==> flow/design.v <==
`timescale 1ns / 1ps
module apb_master#(parameter addr_width =5 , data_width = 16) (
    input bit pclk,                   
    input bit preset_n,               
    input logic pready,               
    input logic transfer,             
    input logic [data_width - 1 : 0] prdata,  
    input logic [addr_width - 1 : 0] apb_paddr,  
    input logic [data_width - 1 : 0] apb_pwdata,  
    input logic apb_control,          
    output logic [addr_width - 1 : 0] paddr,  
    output logic pselx,               
    output bit penable,               
    output logic pwrite,              
    output logic [data_width - 1 : 0] pwdata,  
    output logic [data_width / 8 - 1 : 0] pstrb,  
    output logic [data_width - 1 : 0] apb_prdata  
);
localparam logic [2:0] idle   = 3'b001;  
localparam logic [2:0] setup  = 3'b010;  
localparam logic [2:0] access = 3'b100;  
logic [2:0] present_state, next_state;   
logic [data_width - 1 : 0] temp_apb_prdata;
always_ff @(posedge pclk, negedge preset_n) begin
    if (!preset_n)
        present_state <= idle;       
    else
        present_state <= next_state;  
end
always_comb begin
    case (present_state)
        idle: begin
            if (transfer) begin
                next_state = setup;
            end else begin
                next_state = idle;
            end
        end
        setup: begin
            if (transfer) begin 
                next_state = access;
            end else begin
                next_state = idle;
            end
        end
        access: begin
            if (pready == 'b1) begin
                next_state = idle;
            end else begin
                next_state = access;  
            end
        end
        default: next_state = idle;   
    endcase
end
always_comb begin
    case (present_state)
        idle: begin
            pselx   = 'b0;   
            penable = 'b0;   
        end
        setup: begin
            pselx   = 'b1;   
            penable = 'b0;   
        end
        access: begin
            pselx   = 'b1;   
            penable = 'b1;   
        end
        default: begin
            pselx   = 'b0;
            penable = 'b0;
        end
    endcase
end           
always_comb begin
    if ((present_state == setup) || (present_state == access)) begin
        paddr = apb_paddr;  
        if (apb_control) begin  
            pwdata = apb_pwdata;
        end else begin  
            pwdata = 'b0;
        end
    end else begin  
        paddr = 'b0;
        pwdata = 'b0;
    end
end
always_ff @(posedge pclk, negedge preset_n) begin
    if (!preset_n) begin
        temp_apb_prdata <= '0;
    end else if (pready && !apb_control) begin
        temp_apb_prdata <= prdata;
    end
end
always_comb begin
    if (pwrite && pselx && penable) begin
        pstrb = {data_width / 8 {1'b1}};
    end else begin
        pstrb = 'b0;  
    end
end
assign pwrite = apb_control;
assign apb_prdata=temp_apb_prdata;
endmodule
`timescale 1ns / 1ps
module apb_slave#(
    parameter addr_width = 5,
    parameter data_width = 16
)(
    input  logic pclk,
    input  logic preset_n,
    input  logic pselx,
    input  logic penable,
    input  logic pwrite,
    input  logic [addr_width - 1 : 0] paddr,
    input  logic [data_width - 1 : 0] pwdata,
    output logic [data_width - 1 : 0] apb_spwdata,
    output logic [data_width - 1 : 0] prdata,
    output logic pready
);
    logic [data_width-1:0] mem [0:2**addr_width]; 
    typedef enum logic [1:0] {
        IDLE = 2'b00,
        SETUP = 2'b01,
        ACCESS = 2'b10
    } state_t;
    state_t present_state, next_state;
    always_ff @(posedge pclk or negedge preset_n) begin
        if (!preset_n)
            present_state <= IDLE;
        else
            present_state <= next_state;
    end 
    always_comb begin
        case (present_state)
            IDLE: begin
                if (pselx && !penable)  
                    next_state = SETUP;
                else
                    next_state = IDLE;
            end
            SETUP: begin
                if (pselx && penable)  
                    next_state = ACCESS;
                else
                    next_state = IDLE;
            end
            ACCESS: begin
                if (!pselx)  
                    next_state = IDLE;
                else
                    next_state = SETUP;  
            end
            default: next_state = IDLE;
        endcase
    end
    always_ff @(posedge pclk or negedge preset_n) begin
        if (!preset_n)
            pready <= 1'b0;
        else if (present_state == ACCESS)
            pready <= 1'b1;
        else
            pready <= 1'b0;
    end
    always_ff @(posedge pclk) begin
       if (pready && pwrite) begin
            mem[paddr] <= pwdata;
            apb_spwdata <= pwdata;
        end
    end
    always_ff @(posedge pclk) begin
        if (pready && !pwrite)
            prdata <= mem[paddr];
    end
endmodule
`timescale 1ns / 1ps
module apb_wrapper#(parameter addr_width = 5, data_width = 16)(
    input bit pclk,                   
    input bit preset_n,               
    input logic transfer,  
    input logic [addr_width - 1 : 0] apb_paddr,  
    input logic [data_width - 1 : 0] apb_pwdata,  
    input logic apb_control ,         
    output logic [data_width - 1 : 0] apb_spwdata,   
    output logic [data_width - 1 : 0] apb_prdata  
    );
    logic [addr_width-1:0] paddr;
    logic pselx;
    bit penable;
    logic pwrite;
    logic [data_width-1:0] pwdata;
    logic [data_width/8-1:0] pstrb; 
    logic                    pready;
    logic [data_width -1:0]  prdata;
    apb_master #(.addr_width(addr_width), .data_width(data_width)) DUT (
        .pclk(pclk),
        .preset_n(preset_n),
        .pready(pready),
        .transfer(transfer),
        .prdata(prdata),
        .apb_paddr(apb_paddr),
        .apb_pwdata(apb_pwdata),
        .apb_control(apb_control),
        .paddr(paddr),
        .pselx(pselx),
        .penable(penable),
        .pwrite(pwrite),
        .pwdata(pwdata),
        .pstrb(pstrb),
        .apb_prdata(apb_prdata)
    );
     apb_slave #(
        .addr_width(addr_width),
        .data_width(data_width)
    ) dut (
        .pclk       (pclk),
        .preset_n   (preset_n),
        .pselx      (pselx),
        .penable    (penable),
        .pwrite     (pwrite),
        .paddr      (paddr),
        .pwdata     (pwdata),
        .apb_spwdata(apb_spwdata),
        .prdata     (prdata),
        .pready     (pready)
    );
endmodule
-- Tool chain data of apb_wrapper
Tool output for the design above, in the order of the flow.
Line numbers count from 1 in the design file above.
Operators carry their Yosys type and port widths (W data, S select, Z words).
The mark - stands for no value.
- top: apb_wrapper
- clock: pclk
- library: sky130hd
- library corner: tt_025C_1v80

-- Elaborated design
Counts by Yosys on the flattened word-level netlist (proc, flatten, opt, wreduce; memories kept). Register bits leave out memories and registers merged into their read ports (data or address); mux counts leave out enables and synchronous resets folded into registers. Print and check cells are left out. Cells with the same type and inputs are merged into one.
Yosys's memory passes give these memory sizes; they may raise the number of words (mostly to a power of two), join words into wider ones and drop unused or constant bits.
- bits in registers: 38
- noted memory bits (writable): 528
- noted word width x clocked read ports: 16
- memory cells: 1
- input bits: 25
- output and inout port bits at 32
- cells after elaboration: 37
- eq/ne operators at 5
- mux-type cells: 17
- reductions and logical operators at 9
- memories (memory ; words ; bits a word ; read ports ; write ports ; line ; RTL):
    dut.mem ; 33 ; 16 ; 1 ; 1 ; 122 ; logic [data_width-1:0] mem [0:2**addr_width];
- operators with widths (cell ; number):
    $mux W16 ; 3
    $pmux W3 S3 ; 1
    $pmux W2 S3 ; 1
    $mux W6 ; 1
    $mux W3 ; 2
    $mux W1 ; 6
    $mux W5 ; 1
    $logic_and A1 B1 Y1 ; 4
    $mux W2 ; 2
    $eq A3 B1 Y1 const B ; 1
    $eq A3 B2 Y1 const B ; 1
    $eq A3 B3 Y1 const B ; 1
    $logic_not A1 Y1 ; 2
    $eq A2 B1 Y1 const B ; 1
    $eq A2 B2 Y1 const B ; 1
    $logic_not A2 Y1 ; 1
    $reduce_or A2 Y1 ; 1
    $logic_or A1 B1 Y1 ; 1

-- Logic depth
Depth = most cells in a row (Yosys ltp): at word level without a register or memory, in the mapped netlist without a sequential cell, where the memories' decode and read muxes count.
- word-level depth: 6
- noted ABC_AREA: 0
- mapped depth at 9
- noted gate-level depth less buffers: 5

-- After synthesis
Yosys stat after the flow's synthesis: flattened, memories mapped to cells. It holds for the ABC_AREA given above (unset counts as 0); a run with the other value may have another netlist.
- cell types (type ; number ; area in all (um^2)):
    sky130_fd_sc_hd__edfxtp_1 ; 544 ; 1.63E+04
    sky130_fd_sc_hd__a22oi_1 ; 84 ; 630.605
    sky130_fd_sc_hd__mux2_2 ; 51 ; 574.301
    sky130_fd_sc_hd__dfrtp_1 ; 21 ; 525.504
    sky130_fd_sc_hd__mux2i_1 ; 29 ; 290.278
    sky130_fd_sc_hd__nand2_1 ; 66 ; 247.738
    sky130_fd_sc_hd__nor2_1 ; 54 ; 202.694
    sky130_fd_sc_hd__a221oi_1 ; 23 ; 201.443
    sky130_fd_sc_hd__a31oi_1 ; 32 ; 200.192
    sky130_fd_sc_hd__a222oi_1 ; 17 ; 170.163
    sky130_fd_sc_hd__and3_1 ; 27 ; 168.912
    sky130_fd_sc_hd__mux4_2 ; 7 ; 157.651
    sky130_fd_sc_hd__buf_2 ; 29 ; 145.139
    sky130_fd_sc_hd__a21oi_1 ; 28 ; 140.134
    sky130_fd_sc_hd__nand3_1 ; 26 ; 130.125
    sky130_fd_sc_hd__clkbuf_1 ; 33 ; 123.869
    sky130_fd_sc_hd__a32o_1 ; 8 ; 80.077
    sky130_fd_sc_hd__a221o_1 ; 7 ; 70.067
Not listed: further types 46, cells in them 135.
- cell count: 1221
- synthesis area at 21415.5 um^2
- noted sequential area: 16913.7 um^2
- flip-flop cells: 567
By module: a second synthesis without flattening, with its own total; a netlist apart from the flattened one above.
- cells (unflattened synthesis): 1318
- area total of the unflattened synthesis at 22038.6 um^2
Rows give one instance, submodules left out.
- modules (module ; instances ; cells ; area (um^2)):
    apb_slave ; 1 ; 1245 ; 21102.7
    apb_master ; 1 ; 73 ; 935.9
    apb_wrapper ; 1 ; 0 ; 0.0

-- Worst setup path after synthesis
Path of least setup slack by OpenSTA after synthesis, without wires, with an ideal clock, recovery checks aside; 20% of the period is set as input and as output delay. Where synthesis merged equal registers, the netlist keeps one of their names.
- path kind: input to register
- start: in apb_control
- end: mem dut.mem[24][0]
- noted period: 5.0 ns
- input delay at 1.000 ns
- library setup time at 0.389 ns
- arrival: 2.767 ns
- noted slack: 1.844 ns
- path delay: 2.156 ns
- noted stages: 4
- buffers on the path: 1
- synthesis period reached: 3.156 ns
"path delay" = arrival - input delay + setup time.
"stages" counts driving pins, that of a launching flip-flop among them; a cell with two outputs on the path counts twice.
"synthesis period reached" is the clock period less the worst setup slack; recovery checks do not enter. This is arithmetic on one report: input and output delays are still those of the set period (20% each).
The rows between start and end are the longest chain of elaborated cells between them; the timing report does not say that the signal goes this way. Where chains are equally long, one stands for them.
Each line given opens the expression or statement behind the cell; cells for indexed reads and writes are added by Yosys, which also makes memories of some case tables.
The path ends at the enable pin of a flip-flop; only ways to that pin are counted.
- path through: sky130_fd_sc_hd__and2_1 -> sky130_fd_sc_hd__clkbuf_1 -> sky130_fd_sc_hd__nand3_1 -> sky130_fd_sc_hd__nor2_1
- length of the longest elaborated chain at 2
- ends and longest elaborated chain, post-synthesis (item ; line ; RTL):
    start, declared ; 184 ; input logic apb_control ,
    $logic_and A1 B1 Y1 ; 167 ; if (pready && pwrite) begin
    $mux W6 ; 167 ;
    end, declared ; 122 ; logic [data_width-1:0] mem [0:2**addr_width];

-- Worst path after layout
From the final timing report of flow run C: the path of least setup slack in the routed layout; clock arrival at registers is part of the times.
- path kind: input to register
- start: in apb_paddr[1]
- end: reg dut.prdata[3]
- noted period: 3.35 ns
- input delay at 0.67 ns
- library setup time at 0.19 ns
- arrival: 3.01 ns
- noted slack: 0.77 ns
- noted stages: 9
- buffers on the path: 4
The rows between start and end are the longest chain of elaborated cells between them; the timing report does not say that the signal goes this way. Where chains are equally long, one stands for them.
- path through: sky130_fd_sc_hd__clkdlybuf4s50_1 -> sky130_fd_sc_hd__buf_12 -> sky130_fd_sc_hd__buf_4 -> sky130_fd_sc_hd__nor3_1 -> sky130_fd_sc_hd__buf_4 -> sky130_fd_sc_hd__a21o_1 -> sky130_fd_sc_hd__a2111oi_1 -> sky130_fd_sc_hd__nand3_1 -> sky130_fd_sc_hd__a221o_1
- length of the longest elaborated chain at 1
- ends and longest elaborated chain, post-layout (item ; line ; RTL):
    start, declared ; 182 ; input logic [addr_width - 1 : 0] apb_paddr,
    $mux W5 ; 77 ; if ((present_state == setup) || (present_state == access)) begin
    end, declared ; 119 ; output logic [data_width - 1 : 0] prdata,

Data sheet: physical implementation of apb_wrapper

Stored flow runs of apb_wrapper (6 of them; Yosys, OpenROAD, sky130hd). They differ in their settings and are not a sequence. Constraints: input delay and output delay 20% of the set period each, output load 0.01 pF.
"achieved period": clock period set for the run, less the worst setup slack. It is reckoned from that one timing run; input and output delays stay at 20% of the period that was set.
"worst setup path time" means the part of the period allowed to the worst setup path (the constraints hold back 20% at inputs and 20% at outputs) less its slack; where the path has registers, the arrival times of their clocks count too.
By "power consumption" is meant OpenSTA's value without simulated activity: inputs other than the clock are taken to toggle once in ten clock periods, and the tool carries that through the logic.

Flow run A
Settings were ABC_AREA = 0; CELL_PAD_IN_SITES_DETAIL_PLACEMENT = 1; CORE_UTILIZATION = 70; CTS_CLUSTER_SIZE = 16; GPL_ROUTABILITY_DRIVEN = 0; GPL_TIMING_DRIVEN = 1; MIN_ROUTING_LAYER = met2; SETUP_SLACK_MARGIN = 0.73; SLEW_MARGIN = 10; TNS_END_PERCENT = 95; period_ns = 4.24; CAP_MARGIN = 20; CORE_MARGIN = 2
- no results, clock tree synthesis failed with DPL-0033

Flow run B
Settings were ABC_AREA = 0; CAP_MARGIN = 15; CELL_PAD_IN_SITES_DETAIL_PLACEMENT = 1; CELL_PAD_IN_SITES_GLOBAL_PLACEMENT = 2; CORE_MARGIN = 8; CORE_UTILIZATION = 70; CTS_CLUSTER_SIZE = 16; GPL_ROUTABILITY_DRIVEN = 1; GPL_TIMING_DRIVEN = 1; MAX_ROUTING_LAYER = met4; MIN_ROUTING_LAYER = met2; SETUP_SLACK_MARGIN = 0.25; SLEW_MARGIN = 10; TNS_END_PERCENT = 95; period_ns = 4.24
- no results, clock tree synthesis failed with DPL-0033

Flow run C
Settings were CELL_PAD_IN_SITES_DETAIL_PLACEMENT = 1; CELL_PAD_IN_SITES_GLOBAL_PLACEMENT = 3; CORE_ASPECT_RATIO = 0.91; CORE_UTILIZATION = 49; CTS_CLUSTER_DIAMETER = 163; CTS_CLUSTER_SIZE = 93; MAX_ROUTING_LAYER = met4; PLACE_DENSITY_LB_ADDON = 0.06; SETUP_SLACK_MARGIN = 0.68; SLEW_MARGIN = 30; period_ns = 3.35; CAP_MARGIN = 20; CORE_MARGIN = 2
- noted the overall die area: 45395.4 um^2
- total negative setup slack: 0.000 ns
- achieved period: 2.579 ns
- synthesis area: 21415.5 um^2
- noted the power consumption: 10.988 mW
- noted the utilization of the finished layout: 55.7 %
- noted the worst setup path time: 1.91 ns
- critical path kind: input to register
- lowest setup slack at 0.771 ns

Flow run D
Settings were CELL_PAD_IN_SITES_DETAIL_PLACEMENT = 1; CELL_PAD_IN_SITES_GLOBAL_PLACEMENT = 3; CORE_UTILIZATION = 49; CTS_CLUSTER_DIAMETER = 163; CTS_CLUSTER_SIZE = 93; HOLD_SLACK_MARGIN = 0.25; MAX_ROUTING_LAYER = met4; PLACE_DENSITY_LB_ADDON = 0.06; SETUP_SLACK_MARGIN = 0.68; period_ns = 3.35; CAP_MARGIN = 20; CORE_MARGIN = 2; SLEW_MARGIN = 20
- total negative setup slack: 0.000 ns
- achieved period: 2.575 ns
- noted the utilization of the finished layout: 56.2 %
- lowest setup slack at 0.775 ns
- noted the overall die area: 45392.4 um^2
- noted the worst setup path time: 1.90 ns
- critical path kind: input to register
- noted the power consumption: 11.041 mW
- synthesis area: 21415.5 um^2

Flow run E
Settings were CORE_UTILIZATION = 40; period_ns = 4.09; CAP_MARGIN = 20; CORE_MARGIN = 2; SLEW_MARGIN = 20
- noted the overall die area: 55406.1 um^2
- noted the utilization of the finished layout: 48.0 %
- total negative setup slack: 0.000 ns
- lowest setup slack at 0.977 ns
- noted the power consumption: 12.066 mW
- noted the worst setup path time: 2.30 ns
- critical path kind: input to register
- synthesis area: 21415.5 um^2
- achieved period: 3.113 ns

Flow run F
Settings were ABC_AREA = 1; CORE_UTILIZATION = 40; MIN_ROUTING_LAYER = met2; TNS_END_PERCENT = 95; period_ns = 5.0; CAP_MARGIN = 20; CORE_MARGIN = 2; SLEW_MARGIN = 20
- synthesis area: 23652.7 um^2
- total negative setup slack: 0.000 ns
- noted the overall die area: 61093.0 um^2
- noted the utilization of the finished layout: 46.4 %
- lowest setup slack at 1.118 ns
- achieved period: 3.882 ns
- noted the worst setup path time: 2.88 ns
- critical path kind: input to register
- noted the power consumption: 10.117 mW
